==> flow/design.v <==
module controller #(
    parameter [19:0] IDLE_CYCLES = 20'd351832    
)(
    input logic clk, 
    input logic rst, 
    output logic load_sreg, 
    output logic transmit_pixel, 
    output logic [5:0] pixel, 
    output logic [4:0] frame,
    output logic idle
);
    localparam TRANSMIT_FRAME       = 1'b0;
    localparam IDLE                 = 1'b1;
    localparam [2:0] READ_CH_VALS   = 3'b001;
    localparam [2:0] LOAD_SREG      = 3'b010;
    localparam [2:0] TRANSMIT_PIXEL = 3'b100;
    localparam [8:0] TRANSMIT_CYCLES    = 9'd360;        
    logic state;
    logic next_state;
    logic [2:0] transmit_phase;
    logic [2:0] next_transmit_phase;
    logic [5:0] pixel_counter;
    logic [4:0] frame_counter;
    logic [8:0] transmit_counter;
    logic [19:0] idle_counter;
    logic transmit_pixel_done;
    logic idle_done;
    assign transmit_pixel_done = (transmit_counter == TRANSMIT_CYCLES - 1);
    assign idle_done = (idle_counter == IDLE_CYCLES - 1);
    always_ff @(negedge clk) begin
        if (rst) begin
            state <= TRANSMIT_FRAME;
            transmit_phase <= READ_CH_VALS;
        end
        else begin
            state <= next_state;
            transmit_phase <= next_transmit_phase;
        end
    end
    always_comb begin
        next_state = 1'bx;
        unique case (state)
            TRANSMIT_FRAME:
                if ((pixel_counter == 6'd0) && (transmit_pixel_done))
                    next_state = IDLE;
                else
                    next_state = TRANSMIT_FRAME;
            IDLE:
                if (idle_done)
                    next_state = TRANSMIT_FRAME;
                else
                    next_state = IDLE;
        endcase
    end
    always_comb begin
        next_transmit_phase = READ_CH_VALS;
        if (state == TRANSMIT_FRAME) begin
            case (transmit_phase)
                READ_CH_VALS:
                    next_transmit_phase = LOAD_SREG;
                LOAD_SREG:
                    next_transmit_phase = TRANSMIT_PIXEL;
                TRANSMIT_PIXEL:
                    next_transmit_phase = transmit_pixel_done ? READ_CH_VALS : TRANSMIT_PIXEL;
            endcase
        end
    end
    always_ff @(negedge clk) begin
        if (rst) begin
            pixel_counter <= 6'd63;
        end
        else if ((state == TRANSMIT_FRAME) && transmit_pixel_done) begin
            pixel_counter <= pixel_counter - 1;
        end
    end
    always_ff @(negedge clk) begin
        if (rst) begin
            frame_counter <= 5'd0;
        end
        else if (idle_done) begin
            frame_counter <= frame_counter + 1;
        end
    end
    always_ff @(negedge clk) begin
        if (rst) begin
            transmit_counter <= 9'd0;
        end
        else if (transmit_phase == TRANSMIT_PIXEL) begin
            transmit_counter <= transmit_counter + 1;
        end
        else begin
            transmit_counter <= 9'd0;
        end
    end
    always_ff @(negedge clk) begin
        if (rst) begin
            idle_counter <= 20'd0;
        end
        else if (state == IDLE) begin
            idle_counter <= idle_counter + 1;
        end
        else begin
            idle_counter <= 20'd0;
        end
    end
    assign pixel = pixel_counter;
    assign frame = frame_counter;
    assign load_sreg = (transmit_phase == LOAD_SREG);
    assign transmit_pixel = (transmit_phase == TRANSMIT_PIXEL);
    assign idle = (state == IDLE);
endmodule
module ws2812b(
    input logic clk, 
    input logic rst, 
    input logic serial_in, 
    input logic transmit, 
    output logic ws2812b_out, 
    output logic shift
);
    localparam IDLE = 1'b0;
    localparam TRANSMITTING = 1'b1;
    localparam T0_CYCLE_COUNT = 4'd5;
    localparam T1_CYCLE_COUNT = 4'd10;
    localparam MAX_CYCLE_COUNT = 4'd15;
    logic state;
    logic [3:0] cycle_count;
    logic bit_being_sent;
    always_ff @(posedge clk) begin
        if (rst) begin
            state <= IDLE;
            cycle_count <= 4'd0;
            bit_being_sent <= 1'b0;
        end
        else unique case (state)
            IDLE:
                if (transmit == 1'b1) begin
                    state <= TRANSMITTING;
                    cycle_count <= 4'd0;
                    bit_being_sent <= serial_in;
                end
            TRANSMITTING:
                if (transmit == 1'b0) begin
                    state <= IDLE;
                end
                else if (cycle_count == MAX_CYCLE_COUNT - 1) begin
                    cycle_count <= 4'd0;
                    bit_being_sent <= serial_in;
                end
                else begin
                    cycle_count <= cycle_count + 1;
                end
        endcase
    end
    always_comb begin
        if (state == TRANSMITTING)
            if (bit_being_sent == 1'b0)
                ws2812b_out = (cycle_count < T0_CYCLE_COUNT);
            else
                ws2812b_out = (cycle_count < T1_CYCLE_COUNT);
        else
            ws2812b_out = 1'b0;
    end
    assign shift = (state == TRANSMITTING) && (cycle_count == 4'd0);
endmodule
module game_of_life (
    input logic clk,
    input logic update,
    input logic [63:0] current_bits,
    output logic [63:0] next_bits
);
    localparam num_rows = 8;
    localparam num_cols = 8;
    int idx;
    int neighbors;
    logic alive;
    int neighbor_row;
    int neighbor_col;
    int nidx;
    always_ff @(posedge clk) begin
        if (update) begin
            for (int row = 0; row < num_rows; row++) begin
                for (int col = 0; col < num_cols; col++) begin
                    idx = row * num_cols + col;
                    neighbors = 0;
                    for (int delta_row = -1; delta_row <= 1; delta_row++) begin
                        for (int delta_col = -1; delta_col <= 1; delta_col++) begin
                            if (!(delta_row == 0 && delta_col == 0)) begin
                                neighbor_row = (row + delta_row + num_rows) % num_rows;
                                neighbor_col = (col + delta_col + num_cols) % num_cols;
                                nidx = neighbor_row * num_cols + neighbor_col;
                                if (current_bits[nidx])
                                    neighbors = neighbors + 1;
                            end
                        end
                    end
                    alive = current_bits[idx];
                    if (alive) begin
                        if ((neighbors == 2) || (neighbors == 3))
                            next_bits[idx] <= 1'b1;
                        else
                            next_bits[idx] <= 1'b0;
                    end
                    else begin
                        if (neighbors == 3)
                            next_bits[idx] <= 1'b1;
                        else
                            next_bits[idx] <= 1'b0;
                    end
                end
            end
        end
    end
endmodule
module top(
    input logic clk,
    input logic rst,
    input logic [63:0] init_r,
    input logic [63:0] init_g,
    input logic [63:0] init_b,
    output logic _48b,
    output logic _45a
);
    logic [5:0] pixel;
    logic [4:0] frame;
    logic [10:0] address;
    logic [23:0] shift_reg;
    logic load_sreg;
    logic transmit_pixel;
    logic shift;
    logic ws2812b_out;
    logic ctrl_idle;
    localparam clock_rate = 12000000;
    assign address = { 5'd0, pixel };
    logic [7:0] frame_buffer_R [0:63];
    logic [7:0] frame_buffer_G [0:63];
    logic [7:0] frame_buffer_B [0:63];
    ws2812b u_ws (
        .clk                (clk),
        .rst                (rst),
        .serial_in          (shift_reg[23]),
        .transmit           (transmit_pixel),
        .ws2812b_out        (ws2812b_out),
        .shift              (shift)
    );
    controller #(
        .IDLE_CYCLES        (20'd1000)
    ) u_ctrl (
        .clk                (clk),
        .rst                (rst),
        .load_sreg          (load_sreg),
        .transmit_pixel     (transmit_pixel),
        .pixel              (pixel),
        .frame              (frame),
        .idle               (ctrl_idle)
    );
    localparam UPDATE_CYCLES = 30000;
    localparam logic [7:0] BRIGHTNESS = 8'h05;
    logic [63:0] frame_bits_R, frame_bits_G, frame_bits_B;
    logic [63:0] next_bits_R, next_bits_G, next_bits_B;
    logic auto_update_sig;
    always_comb begin
        for (int i = 0; i < 64; i++) begin
            frame_bits_R[i] = frame_buffer_R[i];
            frame_bits_G[i] = frame_buffer_G[i];
            frame_bits_B[i] = frame_buffer_B[i];
        end
    end
    game_of_life u_gol_R (
        .clk            (clk),
        .update         (auto_update_sig),
        .current_bits   (frame_bits_R),
        .next_bits      (next_bits_R)
    );
    game_of_life u_gol_G (
        .clk            (clk),
        .update         (auto_update_sig),
        .current_bits   (frame_bits_G),
        .next_bits      (next_bits_G)
    );
    game_of_life u_gol_B (
        .clk            (clk),
        .update         (auto_update_sig),
        .current_bits   (frame_bits_B),
        .next_bits      (next_bits_B)
    );
    logic [$clog2(clock_rate) - 1:0] copy_counter;
    logic update_pending;
    always_ff @(posedge clk) begin
        if (rst) begin
            copy_counter <= 0;
            auto_update_sig <= 1'b0;
            update_pending <= 1'b0;
            for (int i = 0; i < 64; i++) begin
                frame_buffer_R[i] <= init_r[i] ? BRIGHTNESS : 8'h00;
                frame_buffer_G[i] <= init_g[i] ? BRIGHTNESS : 8'h00;
                frame_buffer_B[i] <= init_b[i] ? BRIGHTNESS : 8'h00;
            end
        end
        else begin
            if (UPDATE_CYCLES != 0) begin
                if (copy_counter == UPDATE_CYCLES - 1) begin
                    copy_counter <= 0;
                    auto_update_sig <= 1'b1;
                    update_pending <= 1'b1;
                end else begin
                    copy_counter <= copy_counter + 1;
                    auto_update_sig <= 1'b0;
                end
            end else begin
                auto_update_sig <= 1'b0;
            end
            if (update_pending && ctrl_idle && !auto_update_sig) begin
                update_pending <= 1'b0;
                for (int i = 0; i < 64; i++) begin
                    frame_buffer_R[i] <= next_bits_R[i] ? BRIGHTNESS : 8'h00;
                    frame_buffer_G[i] <= next_bits_G[i] ? BRIGHTNESS : 8'h00;
                    frame_buffer_B[i] <= next_bits_B[i] ? BRIGHTNESS : 8'h00;
                end
            end
        end
    end
    always_ff @(posedge clk) begin
        if (rst) begin
            shift_reg <= 24'd0;
        end
        else if (load_sreg) begin
            shift_reg <= { frame_buffer_G[address], frame_buffer_R[address], frame_buffer_B[address] };
        end
        else if (shift) begin
            shift_reg <= { shift_reg[22:0], 1'b0 };
        end
    end
    assign _48b = ws2812b_out;
    assign _45a = ~ws2812b_out;
endmodule
# Tool chain data of top
# Each step is given for the RTL above and for the edited RTL.
# Lines under "before" count in the file above, lines under "after" in the edited file.
# "change" is "after" less "before", of the values as shown.
# Operators: Yosys type, input widths -> output width; for muxes data width and select width s.
# The mark -- stands for no value.
# setup
design	top
clock	clk
lib	sky130hd
lib_corner	tt_025C_1v80

# The edit
# Unified diff, file above to edited file.
# This change comes from a script, not from a designer. No optimisation was intended, and the edited design may behave differently.
# begin of diff
@@ -167,5 +167,5 @@
     input logic update,
     input logic [63:0] current_bits,
-    output logic [63:0] next_bits
+    output logic [31:0] next_bits
 );
     localparam num_rows = 8;
# end of diff

# Word level
# Counts by Yosys on the flattened word-level netlist (proc, flatten, opt, wreduce). Print and check cells are left out.
# word_totals
item	before	after	change
word_cells	6754	3718	-3036
output_inout_bits	2	2	0
register_bits	1823	1727	-96
# classes
item	before	after	change
logic	4	4	0
n_reduce_logical	209	113	-96
compare	2	2	0
mux	4526	2450	-2076
add_sub_neg	1349	677	-672
eq_ne	457	265	-192
# op_table
operator	before	after	change
$mux 32	2892	1452	-1440
$add 32x2->32 const B	1344	672	-672
$eq 32x3->1 const B	384	192	-192
$mux 3	397	300	-97
$mux 8	396	299	-97
$logic_or 1x1->1	192	96	-96
$mux 1	211	116	-95
$mux 36	12	0	-12
$mux 40	12	0	-12
$mux 44	12	0	-12
$mux 48	12	0	-12
$mux 52	12	0	-12
$mux 56	12	0	-12
$mux 60	12	0	-12
$mux 33	9	0	-9
$mux 34	9	0	-9
$mux 35	9	0	-9
$mux 37	9	0	-9
$mux 38	9	0	-9
$mux 39	9	0	-9
$mux 41	9	0	-9
$mux 42	9	0	-9
$mux 43	9	0	-9
$mux 45	9	0	-9
$mux 46	9	0	-9
$mux 47	9	0	-9
$mux 49	9	0	-9
$mux 50	9	0	-9
# The list need not be complete.

# Depth
# Yosys ltp: most cells in a row. Word level: on the elaborated netlist, between registers, memories and ports. Mapped: between sequential cells and ports; inverters and the memories' decode and read muxes count.
# depth
item	before	after	change
ltp_word	187	98	-89
ABC_AREA	0	0	--
ltp_mapped	26	27	1
mapped_depth_nobuf	24	25	1

# Mapped cells and area
# Source: synth_stat.txt of the flow (Yosys; design flattened, memories mapped). It holds for the ABC_AREA given above (unset counts as 0); a run with the other value may have another netlist.
# mapped
item	before	after	change
cell_count	12720	7023	-5697
buf_cells	708	381	-327
seqArea_um2	13432.9	10550.1	-2882.8
ff_cells	479	383	-96
yosys_area_um2	103927.2	59195.5	-44731.7
# types
type	before	after	change
sky130_fd_sc_hd__nand2_1	1613	852	-761
sky130_fd_sc_hd__xnor2_1	1256	576	-680
sky130_fd_sc_hd__ha_1	1352	680	-672
sky130_fd_sc_hd__nor2_1	788	473	-315
sky130_fd_sc_hd__xor2_1	598	326	-272
sky130_fd_sc_hd__clkbuf_1	455	202	-253
sky130_fd_sc_hd__nand3_1	461	239	-222
sky130_fd_sc_hd__mux2_2	368	189	-179
sky130_fd_sc_hd__inv_1	497	331	-166
sky130_fd_sc_hd__o21ai_0	284	147	-137
sky130_fd_sc_hd__nand4_1	220	106	-114
sky130_fd_sc_hd__buf_1	183	75	-108
sky130_fd_sc_hd__o31ai_1	244	138	-106
sky130_fd_sc_hd__mux2i_1	213	111	-102
sky130_fd_sc_hd__edfxtp_1	384	288	-96
sky130_fd_sc_hd__a21oi_1	272	183	-89
sky130_fd_sc_hd__nand2b_1	206	120	-86
sky130_fd_sc_hd__xnor3_1	162	83	-79
# The list need not be complete.
# The figures by module come from a second, unflattened synthesis with its own total; it is not the netlist above.
# hier_totals
item	before	after	change
cells_unflattened	12985	7609	-5376
area_unflattened_um2	103056.3	62179.6	-40876.7
# Each row is one instance without its submodules.
# modules_before
module	seq_area_um2	instances	cells	mod_area_um2
game_of_life	1921.8	3	3922	29458.3
top	6766.5	1	958	12354.3
controller #(IDLE_CYCLES=1000)	880.8	1	219	1985.7
ws2812b	120.1	1	42	341.6
# modules_after
module	seq_area_um2	instances	cells	mod_area_um2
game_of_life	960.9	3	2121	15947.8
top	6766.5	1	981	12030.3
controller #(IDLE_CYCLES=1000)	880.8	1	223	1964.4
ws2812b	120.1	1	42	341.6

# Measured runs
# Runs of the flow (Yosys, OpenROAD) on both versions; the two runs of a pair have the same settings. The constraints put input and output delay at 20% of the set period each and load the outputs with 0.01 pF.
# flow_settings_pair_A
CORE_UTILIZATION	40
period_ns	8.63
CAP_MARGIN	20
CORE_MARGIN	2
SLEW_MARGIN	20
# measured_pair_A
item	before	after	change
design_power_mw	19.220	11.468	-7.752
cell_area_final_um2	111912.0	64814.7	-47097.3
synthesis_area_um2	103927.2	59195.5	-44731.7
final_hold_ws_ps	426	423	-3
die_um2	263913.0	151084.0	-112829.0
final_util_pct	43.2	44.0	0.8
setupTns_ps	0	0	0
worst_setup_slack_ps	1149	1105	-44
# flow_settings_pair_B
CORE_UTILIZATION	58
CTS_CLUSTER_DIAMETER	321
CTS_CLUSTER_SIZE	44
GPL_TIMING_DRIVEN	0
MIN_ROUTING_LAYER	met1
PLACE_DENSITY_LB_ADDON	0.28
SETUP_SLACK_MARGIN	1.87
TNS_END_PERCENT	20
period_ns	11.9
CAP_MARGIN	20
CORE_MARGIN	2
SLEW_MARGIN	20
# measured_pair_B
item	before	after	change
design_power_mw	12.976	7.456	-5.520
cell_area_final_um2	109975.0	63753.6	-46221.4
synthesis_area_um2	103927.2	59195.5	-44731.7
final_hold_ws_ps	424	449	25
die_um2	182585.0	104633.0	-77952.0
final_util_pct	61.7	62.8	1.1
setupTns_ps	0	0	0
worst_setup_slack_ps	1854	1854	0
# "design_power_mw": no workload was simulated; the value follows from the tool's default switching activity.
